==> flow/design.v <==
module ALU(
    input logic CLK,
    input logic RST,
    input logic ACT,
    input logic[3:0]  OP,
    input logic[1:0]  MOVI,
    input logic[31:0] REG_A,
    input logic[31:0] REG_B,
    input logic[31:0] MEM,
    input logic[31:0] IMM,
    output logic[31:0] DATA,
    output logic       RDY,
    output logic       VLD
);
    typedef enum logic [1:0] {
        INIT,
        FIRST_STAGE,
        MUL_FIRST_STAGE,
        MUL_SECOND_STAGE
    } state_type;
    state_type state_curr;
    state_type state_next;
    logic[31:0] operand_A;
    logic[31:0] operand_B;
    logic[31:0] norm_res;
    logic[31:0] norm_reg;
    logic[63:0] mult_res;
    logic       mult_req;
    always_comb begin
        case (state_curr)
            INIT:
                if (ACT) begin
                    if (mult_req)
                        state_next = MUL_FIRST_STAGE;
                    else
                        state_next = FIRST_STAGE;
                end else
                     state_next = INIT;
            FIRST_STAGE:      state_next = INIT;
            MUL_FIRST_STAGE:  state_next = MUL_SECOND_STAGE;
            MUL_SECOND_STAGE: state_next = INIT;
        endcase
    end
    always_ff @(posedge CLK) begin
        if (RST) begin
            state_curr  <= INIT;
        end else begin
            state_curr <= state_next;
            if (state_next == MUL_FIRST_STAGE)
                mult_res <= operand_A * operand_B;
            if (state_next == FIRST_STAGE)
                norm_reg <= norm_res;
        end
    end
    always_comb begin
        case (state_curr)
            INIT:             DATA = 32'b0;
            FIRST_STAGE:      DATA = norm_reg;
            MUL_FIRST_STAGE:  DATA = mult_res[31:0];
            MUL_SECOND_STAGE: DATA = mult_res[63:32];
        endcase
    end
    assign operand_A = REG_A;
    assign VLD = (state_curr != INIT) & ~RST;
    assign RDY = state_curr == INIT;
    always_comb begin
        case (MOVI)
            2'b00:   operand_B = REG_B;
            2'b01:   operand_B = MEM;
            2'b10:   operand_B = IMM;
            default: operand_B = '0;
        endcase
    end
    always_comb begin
        norm_res = 32'b0;
        mult_req = 0;
        if (RDY) begin
            case (OP)
                4'b0000: norm_res = operand_A + operand_B;             
                4'b0001: norm_res = operand_A - operand_B;             
                4'b0010: mult_req = 1;                                 
                4'b0011: norm_res = {1'b0, operand_B[31:1]};           
                4'b0100: norm_res = {operand_B[30:0], 1'b0};           
                4'b0101: norm_res = {operand_B[0], operand_B[31:1]};   
                4'b0110: norm_res = {operand_B[30:0], operand_B[31]};  
                4'b0111: norm_res = ~operand_B;                        
                4'b1000: norm_res = operand_A & operand_B;             
                4'b1001: norm_res = operand_A | operand_B;             
                4'b1010: norm_res = operand_A ^ operand_B;             
                4'b1011: norm_res = ~(operand_A & operand_B);          
                4'b1100: norm_res = ~(operand_A | operand_B);          
                4'b1101: norm_res = ~(operand_A ^ operand_B);          
                4'b1110: norm_res = operand_B + 1;                     
                4'b1111: norm_res = operand_B - 1;                     
            endcase
        end
    end
endmodule
--- tool output ---
=== Step by step through the tools: ALU ===
Tool output for the design above before and after an edit, in the order of the flow.
Lines under "original" count in the file above, lines under "edited" in the edited file.
"difference" is "edited" less "original", of the values as shown; "rel. change" is that difference over "original", in percent.
Operators carry their Yosys type and port widths (W data, S select, Z words).
Library cell names are shortened.
The mark n/a stands for no value.

* Design top: ALU
* Clock input: CLK
* Library: sky130hd
* Timing corner: tt_025C_1v80

=== The edit ===
Unified diff, file above to edited file.
A script made this edit. It was not meant as an optimisation and need not keep what the design does.

<pre>
@@ -4,5 +4,5 @@
     input logic ACT,
     input logic[3:0]  OP,
-    input logic[1:0]  MOVI,
+    input logic[2:0]  MOVI,
     input logic[31:0] REG_A,
     input logic[31:0] REG_B,
</pre>

=== Word level ===
Counts by Yosys on the flattened word-level netlist (proc, flatten, opt, wreduce; memories kept). Register bits leave out memories and registers merged into their read ports (data or address). Print and check cells are left out. Cells with the same type and inputs are merged into one.

{| class="wikitable"
|+ Operators by class
! item !! original !! edited !! difference !! rel. change (%)
|-
| $add $sub $neg || 4 || 4 || 0 || 0.00
|-
| multiply operators || 1 || 1 || 0 || 0.00
|-
| equality and inequality tests || 22 || 22 || 0 || 0.00
|-
| mux-type cells || 8 || 8 || 0 || 0.00
|-
| bitwise operators || 9 || 9 || 0 || 0.00
|-
| reductions and logical operators || 8 || 8 || 0 || 0.00
|}

{| class="wikitable"
|+ Operators by type and width
! kind !! original !! edited !! difference !! rel. change (%)
|-
| $eq A2 B2 Y1 const B || 4 || 3 || -1 || -25.00
|-
| $eq A2 B1 Y1 const B || 3 || 2 || -1 || -33.33
|-
| $logic_not A2 Y1 || 2 || 1 || -1 || -50.00
|-
| $eq A3 B1 Y1 const B || 0 || 1 || +1 || n/a
|-
| $eq A3 B2 Y1 const B || 0 || 1 || +1 || n/a
|-
| $logic_not A3 Y1 || 0 || 1 || +1 || n/a
|-
| $eq A4 B4 Y1 const B || 8 || 8 || 0 || 0.00
|-
| $eq A4 B3 Y1 const B || 4 || 4 || 0 || 0.00
|-
| $not A32 Y32 || 4 || 4 || 0 || 0.00
|-
| $eq A4 B2 Y1 const B || 2 || 2 || 0 || 0.00
|-
| $mux W2 || 2 || 2 || 0 || 0.00
|-
| $reduce_and A2 Y1 || 2 || 2 || 0 || 0.00
|-
| $add A32 B1 Y32 const B || 1 || 1 || 0 || 0.00
|-
| $add A32 B32 Y32 || 1 || 1 || 0 || 0.00
|-
| $and A1 B1 Y1 || 1 || 1 || 0 || 0.00
|-
| $and A32 B32 Y32 || 1 || 1 || 0 || 0.00
|-
| $eq A4 B1 Y1 const B || 1 || 1 || 0 || 0.00
|-
| $logic_not A4 Y1 || 1 || 1 || 0 || 0.00
|-
| $mul A32 B32 Y64 || 1 || 1 || 0 || 0.00
|-
| $mux W1 || 1 || 1 || 0 || 0.00
|-
| $not A1 Y1 || 1 || 1 || 0 || 0.00
|-
| $or A32 B32 Y32 || 1 || 1 || 0 || 0.00
|-
| $pmux W1 S2 || 1 || 1 || 0 || 0.00
|-
| $pmux W2 S3 || 1 || 1 || 0 || 0.00
|-
| $pmux W32 S16 || 1 || 1 || 0 || 0.00
|-
| $pmux W32 S3 || 1 || 1 || 0 || 0.00
|-
| $pmux W32 S4 || 1 || 1 || 0 || 0.00
|-
| $reduce_bool A2 Y1 || 1 || 1 || 0 || 0.00
|}

Not every row of either side is listed.

{| class="wikitable"
|+ Storage and ports
! item !! original !! edited !! difference !! rel. change (%)
|-
| register bits after elaboration || 98 || 98 || 0 || 0.00
|-
| input bits || 137 || 138 || +1 || +0.73
|-
| output and inout port bits || 34 || 34 || 0 || 0.00
|-
| cells after elaboration || 55 || 55 || 0 || 0.00
|}

=== Longest topological paths ===
Yosys ltp: most cells in a row. Word level: on the elaborated netlist, between registers, memories and ports. Mapped: between sequential cells and ports; inverters and the memories' decode and read muxes count.

{| class="wikitable"
|+ Depth
! item !! original !! edited !! difference !! rel. change (%)
|-
| depth in word-level cells || 9 || 9 || 0 || 0.00
|-
| ABC_AREA || 0 || 0 || n/a || n/a
|-
| gate-level depth with buffers || 36 || 36 || 0 || 0.00
|-
| depth with buffers taken out || 30 || 31 || +1 || +3.33
|}

=== Synthesis result ===
Source: synth_stat.txt of the flow (Yosys; design flattened, memories mapped). It holds for the ABC_AREA given above (unset counts as 0); a run with the other value may have another netlist.

{| class="wikitable"
|+ Synthesis totals
! item !! original !! edited !! difference !! rel. change (%)
|-
| cells in the netlist || 5161 || 5213 || +52 || +1.01
|-
| synthesis area (um^2) || 43784.5 || 43992.2 || +207.7 || +0.47
|-
| area of sequential cells (um^2) || 2922.8 || 2922.8 || 0.0 || 0.00
|-
| flip-flop cells || 98 || 98 || 0 || 0.00
|-
| buffer cells || 316 || 321 || +5 || +1.58
|}

{| class="wikitable"
|+ Cell types
! cell !! original !! edited !! difference !! rel. change (%)
|-
| a21oi_1 || 186 || 226 || +40 || +21.51
|-
| o21ai_0 || 165 || 126 || -39 || -23.64
|-
| or2_2 || 4 || 25 || +21 || +525.00
|-
| o21ai_1 || 19 || 34 || +15 || +78.95
|-
| nand2_1 || 575 || 563 || -12 || -2.09
|-
| nor3_1 || 32 || 44 || +12 || +37.50
|-
| buf_2 || 1 || 12 || +11 || +1100.00
|-
| inv_1 || 955 || 965 || +10 || +1.05
|-
| xnor2_1 || 110 || 100 || -10 || -9.09
|-
| xor2_1 || 31 || 40 || +9 || +29.03
|-
| a221o_1 || 12 || 3 || -9 || -75.00
|-
| buf_1 || 44 || 36 || -8 || -18.18
|-
| a211oi_1 || 32 || 24 || -8 || -25.00
|-
| a221oi_1 || 29 || 37 || +8 || +27.59
|-
| clkinv_1 || 18 || 10 || -8 || -44.44
|-
| inv_2 || 5 || 12 || +7 || +140.00
|-
| nand4_1 || 19 || 25 || +6 || +31.58
|-
| or3_1 || 15 || 9 || -6 || -40.00
|}

Not every row of either side is listed.

=== Timing after synthesis ===
Source: OpenSTA report_checks on the synthesized netlist (no wires, ideal clock, input and output delay 20% of the period each), path of least setup slack; recovery checks are left aside. Register names are those of the netlist, which keeps one name where synthesis merged equal registers.

{| class="wikitable"
|+ Path after synthesis
! item !! original !! edited !! difference !! rel. change (%)
|-
| path kind || input port to flip-flop || input port to flip-flop || n/a || n/a
|-
| start point || input port MOVI[0] || input port MOVI[0] || n/a || n/a
|-
| end point || register mult_res[60] || register mult_res[57] || n/a || n/a
|-
| clock period (ns) || 10.5 || 10.5 || 0.0 || 0.00
|-
| external input delay (ns) || 2.100 || 2.100 || 0.000 || 0.00
|-
| setup time (ns) || 0.264 || 0.264 || 0.000 || n/a
|-
| time at the first pin (ns) || 2.100 || 2.100 || 0.000 || 0.00
|-
| arrival (ns) || 10.248 || 10.464 || +0.216 || +2.11
|-
| required time (ns) || 10.236 || 10.236 || 0.000 || 0.00
|-
| slack (ns) || -0.011 || -0.228 || -0.217 || n/a
|-
| delay of the path (ns) || 8.412 || 8.628 || +0.216 || +2.57
|-
| driving pins on the path || 32 || 33 || +1 || +3.12
|-
| synthesis period reached (ns) || 10.511 || 10.728 || +0.217 || +2.06
|}

"delay of the path" is the arrival time less input delay plus setup time.
"driving pins on the path" counts driving pins, that of a launching flip-flop among them; a cell with two outputs on the path counts twice.
"synthesis period reached" = period - worst setup slack (recovery checks aside). The figure is calculated, with input and output delays left at 20% of the set period.
Between the ends stands the longest chain of elaborated cells between them, by number of cells; it is not shown to be the way that was timed. Of several equally long chains one is given.
A line is the first line of the expression or statement that the cell stems from. Yosys adds cells for indexed reads and writes and turns some case tables into memories.

On the way, after synthesis, original:
* Cell sequence: clkbuf_1 -> buf_1 -> mux2i_1 -> o21ai_0 -> clkbuf_1 -> inv_1 -> buf_1 -> nor2_1 -> fa_1 -> inv_1 -> fa_1 -> inv_1 -> fa_1 -> inv_1 -> fa_1 -> inv_1 -> fa_1 -> fa_1 -> fa_1 -> fa_1 -> ha_1 -> clkbuf_1 -> a21o_1 -> o21bai_1 -> a21oi_1 -> o21ai_0 -> a21o_1 -> o2111ai_1 -> a2111oi_2 -> o31ai_1 -> nor3_1 -> o41a_1
* Cells in the longest elaborated chain: 3
* Elaborated cells on any way between the ends: 5
* RTL lines with such cells: 2

{| class="wikitable"
|+ Ends and longest elaborated chain, after synthesis, original
! item !! line !! source
|-
| start, declared || 6 || <nowiki>input logic[1:0]  MOVI,</nowiki>
|-
| $eq A2 B2 Y1 || 67 || <nowiki>case (MOVI)</nowiki>
|-
| $pmux W32 S3 || 67 ||
|-
| $mul A32 B32 Y64 || 50 || <nowiki>mult_res <= operand_A * operand_B;</nowiki>
|-
| end, assigned || 50 ||
|-
| end, declared || 27 || <nowiki>logic[63:0] mult_res;</nowiki>
|}

On the way, after synthesis, edited:
* Cell sequence: clkbuf_1 -> nor2b_1 -> clkbuf_1 -> clkbuf_1 -> nand2_1 -> a21oi_1 -> inv_1 -> clkbuf_1 -> buf_1 -> nor2_1 -> fa_1 -> fa_1 -> fa_1 -> inv_1 -> fa_1 -> inv_1 -> fa_1 -> fa_1 -> fa_1 -> inv_1 -> fa_1 -> inv_1 -> ha_1 -> nand2_1 -> nor3_1 -> nand3_1 -> a2111oi_0 -> nor3_1 -> o41ai_1 -> nand4_1 -> o2bb2ai_1 -> o21ai_1 -> xor2_1
* Cells in the longest elaborated chain: 3
* Elaborated cells on any way between the ends: 5
* RTL lines with such cells: 2

{| class="wikitable"
|+ Ends and longest elaborated chain, after synthesis, edited
! item !! line !! source
|-
| start, declared || 6 || <nowiki>input logic[2:0]  MOVI,</nowiki>
|-
| $eq A3 B2 Y1 || 67 || <nowiki>case (MOVI)</nowiki>
|-
| $pmux W32 S3 || 67 ||
|-
| $mul A32 B32 Y64 || 50 || <nowiki>mult_res <= operand_A * operand_B;</nowiki>
|-
| end, assigned || 50 ||
|-
| end, declared || 27 || <nowiki>logic[63:0] mult_res;</nowiki>
|}

=== Path in the finished layout ===
From the final timing report of each run of pair 1: the path of least setup slack in the routed layout; clock arrival at registers is part of the times.

{| class="wikitable"
|+ Path post-layout
! item !! original !! edited !! difference !! rel. change (%)
|-
| path kind || input port to flip-flop || input port to flip-flop || n/a || n/a
|-
| start point || input port MEM[19] || input port IMM[12] || n/a || n/a
|-
| end point || register mult_res[60] || register mult_res[46] || n/a || n/a
|-
| clock period (ns) || 10.5 || 10.5 || 0.0 || 0.00
|-
| external input delay (ns) || 2.10 || 2.10 || 0.00 || 0.00
|-
| setup time (ns) || 0.25 || 0.19 || -0.06 || n/a
|-
| time at the first pin (ns) || 2.10 || 2.10 || 0.00 || 0.00
|-
| arrival (ns) || 10.31 || 10.55 || +0.24 || +2.33
|-
| required time (ns) || 10.62 || 10.67 || +0.05 || +0.47
|-
| slack (ns) || 0.30 || 0.12 || -0.18 || n/a
|-
| driving pins on the path || 30 || 32 || +2 || +6.67
|}

Between the ends stands the longest chain of elaborated cells between them, by number of cells; it is not shown to be the way that was timed. Of several equally long chains one is given.

On the way, post-layout, original:
* Cell sequence: clkdlybuf4s50_1 -> mux2i_1 -> o21ai_2 -> buf_4 -> nand2_1 -> fa_1 -> fa_1 -> inv_1 -> fa_1 -> fa_1 -> fa_1 -> fa_1 -> fa_1 -> inv_1 -> fa_1 -> inv_1 -> ha_1 -> buf_4 -> a21oi_2 -> o21bai_1 -> a21oi_1 -> o21ai_0 -> a21o_1 -> o2111ai_1 -> buf_4 -> a2111oi_4 -> o31ai_2 -> buf_4 -> nor3_1 -> o41a_1
* Cells in the longest elaborated chain: 2
* Elaborated cells on any way between the ends: 2
* RTL lines with such cells: 2

{| class="wikitable"
|+ Ends and longest elaborated chain, post-layout, original
! item !! line !! source
|-
| start, declared || 9 || <nowiki>input logic[31:0] MEM,</nowiki>
|-
| $pmux W32 S3 || 67 || <nowiki>case (MOVI)</nowiki>
|-
| $mul A32 B32 Y64 || 50 || <nowiki>mult_res <= operand_A * operand_B;</nowiki>
|-
| end, assigned || 50 ||
|-
| end, declared || 27 || <nowiki>logic[63:0] mult_res;</nowiki>
|}

On the way, post-layout, edited:
* Cell sequence: clkdlybuf4s50_1 -> mux2i_1 -> or2_2 -> a21oi_2 -> buf_6 -> clkinvlp_4 -> buf_4 -> buf_12 -> nor2_1 -> fa_1 -> fa_1 -> inv_1 -> fa_1 -> fa_1 -> inv_1 -> fa_1 -> fa_1 -> fa_1 -> inv_1 -> fa_1 -> inv_1 -> ha_4 -> buf_4 -> nand4_1 -> or4_1 -> a211oi_2 -> nor2_1 -> o21ai_2 -> buf_4 -> or2_1 -> buf_4 -> xor2_1
* Cells in the longest elaborated chain: 2
* Elaborated cells on any way between the ends: 2
* RTL lines with such cells: 2

{| class="wikitable"
|+ Ends and longest elaborated chain, post-layout, edited
! item !! line !! source
|-
| start, declared || 10 || <nowiki>input logic[31:0] IMM,</nowiki>
|-
| $pmux W32 S3 || 67 || <nowiki>case (MOVI)</nowiki>
|-
| $mul A32 B32 Y64 || 50 || <nowiki>mult_res <= operand_A * operand_B;</nowiki>
|-
| end, assigned || 50 ||
|-
| end, declared || 27 || <nowiki>logic[63:0] mult_res;</nowiki>
|}

=== Layout results ===
Both versions went through the flow (Yosys, OpenROAD) with the same settings in each pair. Constraints: input delay and output delay 20% of the set period each, output load 0.01 pF.

Settings, pair 1:
* period_ns: 10.5
* CAP_MARGIN: 20
* CORE_MARGIN: 2
* CORE_UTILIZATION: 40
* SLEW_MARGIN: 20

{| class="wikitable"
|+ Measured results, pair 1
! item !! original !! edited !! difference !! rel. change (%)
|-
| area of the synthesized netlist (um^2) || 43784.5 || 43992.2 || +207.7 || +0.47
|-
| die outline area (um^2) || 112125.0 || 112651.0 || +526.0 || +0.47
|-
| standard-cell area of the final layout (um^2) || 50961.4 || 52444.0 || +1482.6 || +2.91
|-
| post-layout utilization (%) || 46.9 || 48.1 || +1.2 || n/a
|-
| worst setup slack after layout (ns) || 0.303 || 0.121 || -0.182 || n/a
|-
| sum of negative setup slack (ns) || 0.000 || 0.000 || 0.000 || n/a
|-
| lowest hold slack (ns) || 0.786 || 0.789 || +0.003 || n/a
|-
| reached clock period (ns) || 10.197 || 10.379 || +0.182 || +1.78
|}

Settings, pair 2:
* CELL_PAD_IN_SITES_DETAIL_PLACEMENT: 0
* CELL_PAD_IN_SITES_GLOBAL_PLACEMENT: 1
* CORE_UTILIZATION: 26
* CTS_CLUSTER_DIAMETER: 56
* CTS_CLUSTER_SIZE: 37
* GPL_TIMING_DRIVEN: 0
* MIN_ROUTING_LAYER: met1
* PLACE_DENSITY: 0.62
* SETUP_SLACK_MARGIN: 0.61
* SLEW_MARGIN: 0
* TNS_END_PERCENT: 45
* period_ns: 6.11
* CAP_MARGIN: 20
* CORE_MARGIN: 2

{| class="wikitable"
|+ Measured results, pair 2
! item !! original !! edited !! difference !! rel. change (%)
|-
| area of the synthesized netlist (um^2) || 43784.5 || 43992.2 || +207.7 || +0.47
|-
| die outline area (um^2) || 171698.0 || 172507.0 || +809.0 || +0.47
|-
| standard-cell area of the final layout (um^2) || 55826.0 || 56056.3 || +230.3 || +0.41
|-
| post-layout utilization (%) || 33.4 || 33.4 || 0.0 || n/a
|-
| worst setup slack after layout (ns) || -3.228 || -3.447 || -0.219 || n/a
|-
| sum of negative setup slack (ns) || -131.590 || -141.050 || -9.460 || n/a
|-
| lowest hold slack (ns) || 0.774 || 0.854 || +0.080 || n/a
|-
| reached clock period (ns) || 9.338 || 9.557 || +0.219 || +2.35
|}

By "reached clock period" is meant the clock period of the run minus its worst setup slack. This is arithmetic on one report: input and output delays are still those of the set period (20% each).
--- end ---
